==> flow/design.v <==
`timescale 1ns/10ps
module mpadd32_shift (CLK, RST_N, s_out, a_in, b_in, write, start, ready);
	input CLK, RST_N;
	input [255:0] a_in, b_in;
	input write, start;
	output [256:0] s_out;
	output ready;
	reg [256:0] sum;
	reg [255:0] a, b;
	reg ready;
	reg [2:0] counter;
	reg carry;
	reg [31:0] a0;
	reg [31:0] a1;
	reg [31:0] a2;
	reg [31:0] a3;
	reg [31:0] a4;
	reg [31:0] a5;
	reg [31:0] a6;
	reg [31:0] a7;
	reg [31:0] b0;
	reg [31:0] b1;
	reg [31:0] b2;
	reg [31:0] b3;
	reg [31:0] b4;
	reg [31:0] b5;
	reg [31:0] b6;
	reg [31:0] b7;
	reg [31:0] s0;
	reg [31:0] s1;
	reg [31:0] s2;
	reg [31:0] s3;
	reg [31:0] s4;
	reg [31:0] s5;
	reg [31:0] s6;
	reg [32:0] s7;
	assign s_out = {s7, s6, s5, s4, s3, s2, s1, s0};
	always @(posedge CLK) begin
		if (~RST_N) begin
			ready <= 1'b0;
			counter <= 3'b000;
		end
		else begin
			if (start) begin
				{carry, s0} <= a0 + b0;
				counter <= counter + 3'b001;
				{a0,a1,a2,a3,a4,a5,a6,a7} <= {a1,a2,a3,a4,a5,a6,a7,32'b0};
				{b0,b1,b2,b3,b4,b5,b6,b7} <= {b1,b2,b3,b4,b5,b6,b7,32'b0};
			end
			else if (counter == 3'b001) begin
				{carry, s1} <= a0 + b0 + carry;
				counter <= counter + 3'b001;
				{a0,a1,a2,a3,a4,a5,a6,a7} <= {a1,a2,a3,a4,a5,a6,a7,32'b0};
				{b0,b1,b2,b3,b4,b5,b6,b7} <= {b1,b2,b3,b4,b5,b6,b7,32'b0};
			end 
			else if (counter == 3'b010) begin
				{carry, s2} <= a0 + b0 + carry;
				counter <= counter + 3'b001;
				{a0,a1,a2,a3,a4,a5,a6,a7} <= {a1,a2,a3,a4,a5,a6,a7,32'b0};
				{b0,b1,b2,b3,b4,b5,b6,b7} <= {b1,b2,b3,b4,b5,b6,b7,32'b0};
			end 
			else if (counter == 3'b011) begin
				{carry, s3} <= a0 + b0 + carry;
				counter <= counter + 3'b001;
				{a0,a1,a2,a3,a4,a5,a6,a7} <= {a1,a2,a3,a4,a5,a6,a7,32'b0};
				{b0,b1,b2,b3,b4,b5,b6,b7} <= {b1,b2,b3,b4,b5,b6,b7,32'b0};
			end 
			else if (counter == 3'b100) begin
				{carry, s4} <= a0 + b0 + carry;
				counter <= counter + 3'b001;
				{a0,a1,a2,a3,a4,a5,a6,a7} <= {a1,a2,a3,a4,a5,a6,a7,32'b0};
				{b0,b1,b2,b3,b4,b5,b6,b7} <= {b1,b2,b3,b4,b5,b6,b7,32'b0};
			end 
			else if (counter == 3'b101) begin
				{carry, s5} <= a0 + b0 + carry;
				counter <= counter + 3'b001;
				{a0,a1,a2,a3,a4,a5,a6,a7} <= {a1,a2,a3,a4,a5,a6,a7,32'b0};
				{b0,b1,b2,b3,b4,b5,b6,b7} <= {b1,b2,b3,b4,b5,b6,b7,32'b0};
			end 
			else if (counter == 3'b110) begin
				{carry, s6} <= a0 + b0 + carry;
				counter <= counter + 3'b001;
				{a0,a1,a2,a3,a4,a5,a6,a7} <= {a1,a2,a3,a4,a5,a6,a7,32'b0};
				{b0,b1,b2,b3,b4,b5,b6,b7} <= {b1,b2,b3,b4,b5,b6,b7,32'b0};
			end 
			else if (counter == 3'b111) begin
				s7 <= a0 + b0 + carry;
				{a0,a1,a2,a3,a4,a5,a6,a7} <= {a1,a2,a3,a4,a5,a6,a7,32'b0};
				{b0,b1,b2,b3,b4,b5,b6,b7} <= {b1,b2,b3,b4,b5,b6,b7,32'b0};
				counter <= 3'b000;
				ready <= 1'b1;
			end
			else begin
				if (write) begin
					a0 <= a_in[31:0];
	 				a1 <= a_in[63:32];
					a2 <= a_in[95:64];
					a3 <= a_in[127:96];
					a4 <= a_in[159:128];
					a5 <= a_in[191:160];
					a6 <= a_in[223:192];
					a7 <= a_in[255:224];
					b0 <= b_in[31:0];
	 				b1 <= b_in[63:32];
					b2 <= b_in[95:64];
					b3 <= b_in[127:96];
					b4 <= b_in[159:128];
					b5 <= b_in[191:160];
					b6 <= b_in[223:192];
					b7 <= b_in[255:224];
					counter <= 3'b000;
					carry <= 1'b0;
				end
				ready <= 1'b0;
			end
		end
	end
endmodule
## From RTL to reports: mpadd32_shift

Tool output for the design above, in the order of the flow.
Lines are those of the file above, counted from 1.
Cell names lack the library's common part.
A cell with n/a has no value.

| inputs | value |
|---|---|
| design top | mpadd32_shift |
| clock | CLK |
| standard-cell library | sky130hd |
| timing corner | tt_025C_1v80 |

## After elaboration

Counts by Yosys on the flattened word-level netlist (proc, flatten, opt, wreduce; memories kept). Register bits leave out memories and registers merged into their read ports (data or address). Print and check cells are left out. Cells with the same type and inputs are merged into one.

| word-level totals | value |
|---|---|
| flip-flop bits (word level) | 774 |
| bits in latches | 0 |
| RAM bits | 0 |
| ROM bits | 0 |
| clocked read ports x word width | 0 |
| memory cells | 0 |
| input bits | 516 |
| output and inout port bits | 258 |
| word-level cells | 206 |

| cells by class | value |
|---|---|
| $add $sub $neg | 3 |
| $mul | 0 |
| div/mod/pow operators | 0 |
| order comparisons | 0 |
| eq/ne operators | 8 |
| shift operators | 0 |
| mux-type cells | 147 |
| bitwise gates (word level) | 7 |
| reductions and logical operators | 14 |

Operators with widths:

| kind | number |
|---|---|
| 2-to-1 mux 32 bit | 128 |
| adder 32 x 32 -> 33 bit | 1 |
| adder 33 x 1 -> 33 bit | 1 |
| 2-to-1 mux 3 bit | 9 |
| AND reduction 7 bit | 2 |
| equality test 3 bit (second input constant) | 4 |
| 2-to-1 mux 1 bit | 10 |
| AND reduction 9 bit | 1 |
| nonzero test 9 bit | 1 |
| inequality test 8 bit (second input constant) | 1 |
| AND reduction 8 bit | 1 |
| nonzero test 8 bit | 1 |
| OR reduction 8 bit | 1 |
| inverter 1 bit | 7 |
| equality test 3 x 2 -> 1 bit (second input constant) | 2 |
| AND reduction 3 bit | 2 |
| AND reduction 6 bit | 1 |
| AND reduction 5 bit | 1 |
| AND reduction 2 bit | 2 |
| AND reduction 4 bit | 1 |
| adder 3 x 1 -> 3 bit (second input constant) | 1 |
| equality test 3 x 1 -> 1 bit (second input constant) | 1 |

## Longest topological paths

Yosys ltp: most cells in a row. Word level: on the elaborated netlist, between registers, memories and ports. Mapped: between sequential cells and ports; inverters and the memories' decode and read muxes count.

| depth | value |
|---|---|
| word-level depth | 9 |
| ABC_AREA | 0 |
| gate-level depth with buffers | 13 |
| gate-level depth less buffers | 13 |

## After synthesis

The flow's flattened synthesis, as Yosys stat reports it; memories are mapped. The netlist is that of the ABC_AREA named above (0 if unset); the other value can give another one.

| synthesis totals | value |
|---|---|
| cells in the netlist | 2763 |
| mapped area | 32341.0 µm² |
| sequential area | 23202.3 µm² |
| flip-flops | 774 |
| buffer cells | 126 |

Cells by type:

| cell | number | total area (µm²) |
|---|---|---|
| edfxtp_1 | 770 | 2.31E+04 |
| nand2_1 | 1385 | 5.2E+03 |
| ha_1 | 40 | 500.48 |
| and2_1 | 72 | 450.432 |
| clkbuf_1 | 110 | 412.896 |
| xnor2_1 | 30 | 262.752 |
| xor2_1 | 22 | 192.685 |
| a21oi_1 | 35 | 175.168 |
| nor2_1 | 37 | 138.883 |
| o21ai_0 | 22 | 110.106 |
| inv_1 | 29 | 108.854 |
| nand3_1 | 18 | 90.086 |
| a21o_1 | 11 | 82.579 |
| nand4_1 | 13 | 81.328 |
| dfxtp_1 | 4 | 80.077 |
| nor3_1 | 15 | 75.072 |
| nor2b_1 | 11 | 68.816 |
| buf_6 | 6 | 67.565 |

Not listed: further types 61, cells in them 133.

## Worst setup path after synthesis

OpenSTA on the mapped netlist: ideal clock, no wires. The path of least setup slack (recovery checks aside). Input and output delay are each 20% of the period. Register names are those of the netlist, which keeps one name where synthesis merged equal registers.

| timing after synthesis | value |
|---|---|
| kind | input port to flip-flop |
| from | input port start |
| to | register a0[0] |
| period | 5.0 ns |
| input delay | 1.000 ns |
| setup time | 1.459 ns |
| time at the first pin | 1.000 ns |
| arrival time | 24.206 ns |
| required time | 3.541 ns |
| path slack | -20.665 ns |
| delay of the path | 24.665 ns |
| driving pins on the path | 7 |
| path buffers | 2 |
| synthesis period reached | 25.665 ns |

"delay of the path" is the arrival time less input delay plus setup time.
"driving pins on the path" counts driving pins, that of a launching flip-flop among them; a cell with two outputs on the path counts twice.
"synthesis period reached" = period - worst setup slack (recovery checks aside). The figure is calculated, with input and output delays left at 20% of the set period.
Between the ends stands the longest chain of elaborated cells between them, by number of cells; it is not shown to be the way that was timed. Of several equally long chains one is given.
A line is the first line of the expression or statement that the cell stems from. Yosys adds cells for indexed reads and writes and turns some case tables into memories.
The path ends at the enable pin of a flip-flop; only ways to that pin are counted.

| between the ends, after synthesis | value |
|---|---|
| path through | inv_1 > and2_1 > clkbuf_1 > nand2b_1 > clkbuf_1 > nor2_1 > nor2b_1 |
| cells in the longest elaborated chain | 2 |
| elaborated cells on any way between the ends | 2 |
| source lines of those cells | 0 |
| those cells by class | reduce/logical (2) |

Ends and longest elaborated chain, after synthesis:

| what | line | text |
|---|---|---|
| from (decl) | 5 | `input write, start;` |
| nonzero test 9 bit | n/a |  |
| AND reduction 2 bit | n/a |  |
| to (assign) | 95 | `a0 <= a_in[31:0];` |
| to (decl) | 13 | `reg [31:0] a0;` |

## Timing after layout

Path of least setup slack in the final report of entry B (OpenROAD, finished layout, wires in). Where an end is a register, its clock arrival counts in the times.

| timing post-layout | value |
|---|---|
| kind | flip-flop to flip-flop |
| from | register a0[9] |
| to | register s1[29] |
| period | 3.04 ns |
| setup time | 0.28 ns |
| time at the first pin | 0.65 ns |
| arrival time | 4.29 ns |
| required time | 3.41 ns |
| path slack | -0.88 ns |
| driving pins on the path | 13 |
| path buffers | 2 |

Between the ends stands the longest chain of elaborated cells between them, by number of cells; it is not shown to be the way that was timed. Of several equally long chains one is given.

| between the ends, post-layout | value |
|---|---|
| path through | edfxtp_1 > ha_1 > clkbuf_4 > nand4_1 > a2111oi_4 > a22oi_2 > buf_4 > o211ai_2 > xnor2_2 > or4b_4 > or3_4 > nor4_4 > xnor2_4 |
| cells in the longest elaborated chain | 2 |
| elaborated cells on any way between the ends | 2 |
| those cells by class | add/sub (2) |

Ends and longest elaborated chain, post-layout:

| what | line | text |
|---|---|---|
| from (decl) | 13 | `reg [31:0] a0;` |
| from (assign) | 95 | `a0 <= a_in[31:0];` |
| adder 32 x 32 -> 33 bit | 51 | `{carry, s1} <= a0 + b0 + carry;` |
| adder 33 x 1 -> 33 bit | 51 |  |
| to (decl) | 30 | `reg [31:0] s1;` |

Data sheet: physical implementation of mpadd32_shift

Design mpadd32_shift on sky130hd. What follows are 3 stored runs of the flow, each under its own settings; their order means nothing. The constraints put input and output delay at 20% of the set period each and load the outputs with 0.01 pF.
"time on the worst setup path" means the part of the period allowed to the worst setup path (the constraints hold back 20% at inputs and 20% at outputs) less its slack; where the path has registers, the arrival times of their clocks count too.
"total power after layout" rests on the timing tool's default activity at the inputs, not on a simulated workload.

## Entry A

==> flow/run.sh <==
#!/bin/bash
# the make line also repeats the synthesis and layout settings of config.mk as NAME=value (left out here)
make -C /OpenROAD-flow-scripts/flow DESIGN_CONFIG=/design/flow/config.mk WORK_HOME=/design/flow/orfs CLKGATE_MAP_FILE= finish
==> flow/config.mk <==
export PLATFORM = sky130hd
export DESIGN_NAME = mpadd32_shift
export DESIGN_NICKNAME = mpadd32_shift
export VERILOG_FILES = /design/flow/design.v
export SDC_FILE = /design/flow/constraint.sdc
export NUM_CORES = 4
export LEC_CHECK = 0
export ABC_AREA = 0
export CAP_MARGIN = 35
export CELL_PAD_IN_SITES_DETAIL_PLACEMENT = 0
export CORE_MARGIN = 9
export CORE_UTILIZATION = 69
export GPL_ROUTABILITY_DRIVEN = 0
export MAX_ROUTING_LAYER = met5
export SLEW_MARGIN = 40
export TNS_END_PERCENT = 30
==> flow/constraint.sdc <==
create_clock -name core_clock -period 2.95 [get_ports {CLK}]
set_input_delay 0.5900 -clock core_clock [delete_from_list [all_inputs] [get_ports {CLK}]]
set_output_delay 0.5900 -clock core_clock [all_outputs]
set_load 0.01 [all_outputs]

Entry A: did not finish, clock tree synthesis stopped with DPL-0038

## Entry B

==> flow/run.sh <==
#!/bin/bash
# the make line also repeats the synthesis and layout settings of config.mk as NAME=value (left out here)
make -C /OpenROAD-flow-scripts/flow DESIGN_CONFIG=/design/flow/config.mk WORK_HOME=/design/flow/orfs CLKGATE_MAP_FILE= finish
==> flow/config.mk <==
export PLATFORM = sky130hd
export DESIGN_NAME = mpadd32_shift
export DESIGN_NICKNAME = mpadd32_shift
export VERILOG_FILES = /design/flow/design.v
export SDC_FILE = /design/flow/constraint.sdc
export NUM_CORES = 4
export LEC_CHECK = 0
export CAP_MARGIN = 25
export CORE_MARGIN = 2
export CORE_UTILIZATION = 26
export CTS_CLUSTER_DIAMETER = 114
export GPL_TIMING_DRIVEN = 0
export PLACE_DENSITY = 0.36
export SETUP_SLACK_MARGIN = 0.41
export SLEW_MARGIN = 20
==> flow/constraint.sdc <==
create_clock -name core_clock -period 3.04 [get_ports {CLK}]
set_input_delay 0.6080 -clock core_clock [delete_from_list [all_inputs] [get_ports {CLK}]]
set_output_delay 0.6080 -clock core_clock [all_outputs]
set_load 0.01 [all_outputs]

| result of entry B | value |
|---|---|
| overall die area | 127224.0 µm² |
| post-layout utilization | 39.3% |
| total power after layout | 37340 uW |
| setup slack of the worst path | -0.878 ns |
| standard-cell area after layout | 48577.8 µm² |
| time on the worst setup path | 3.92 ns |
| type of the worst setup path | flip-flop to flip-flop |
| mapped cell area after synthesis | 32341.0 µm² |

## Entry C

==> flow/run.sh <==
#!/bin/bash
# the make line also repeats the synthesis and layout settings of config.mk as NAME=value (left out here)
make -C /OpenROAD-flow-scripts/flow DESIGN_CONFIG=/design/flow/config.mk WORK_HOME=/design/flow/orfs CLKGATE_MAP_FILE= finish
==> flow/config.mk <==
export PLATFORM = sky130hd
export DESIGN_NAME = mpadd32_shift
export DESIGN_NICKNAME = mpadd32_shift
export VERILOG_FILES = /design/flow/design.v
export SDC_FILE = /design/flow/constraint.sdc
export NUM_CORES = 4
export LEC_CHECK = 0
export CAP_MARGIN = 20
export CORE_MARGIN = 2
export CORE_UTILIZATION = 40
export SLEW_MARGIN = 20
==> flow/constraint.sdc <==
create_clock -name core_clock -period 4.53 [get_ports {CLK}]
set_input_delay 0.9060 -clock core_clock [delete_from_list [all_inputs] [get_ports {CLK}]]
set_output_delay 0.9060 -clock core_clock [all_outputs]
set_load 0.01 [all_outputs]

| result of entry C | value |
|---|---|
| overall die area | 83142.8 µm² |
| post-layout utilization | 55.3% |
| total power after layout | 22578 uW |
| setup slack of the worst path | 0.346 ns |
| standard-cell area after layout | 44386.3 µm² |
| time on the worst setup path | 4.18 ns |
| type of the worst setup path | flip-flop to flip-flop |
| mapped cell area after synthesis | 32341.0 µm² |
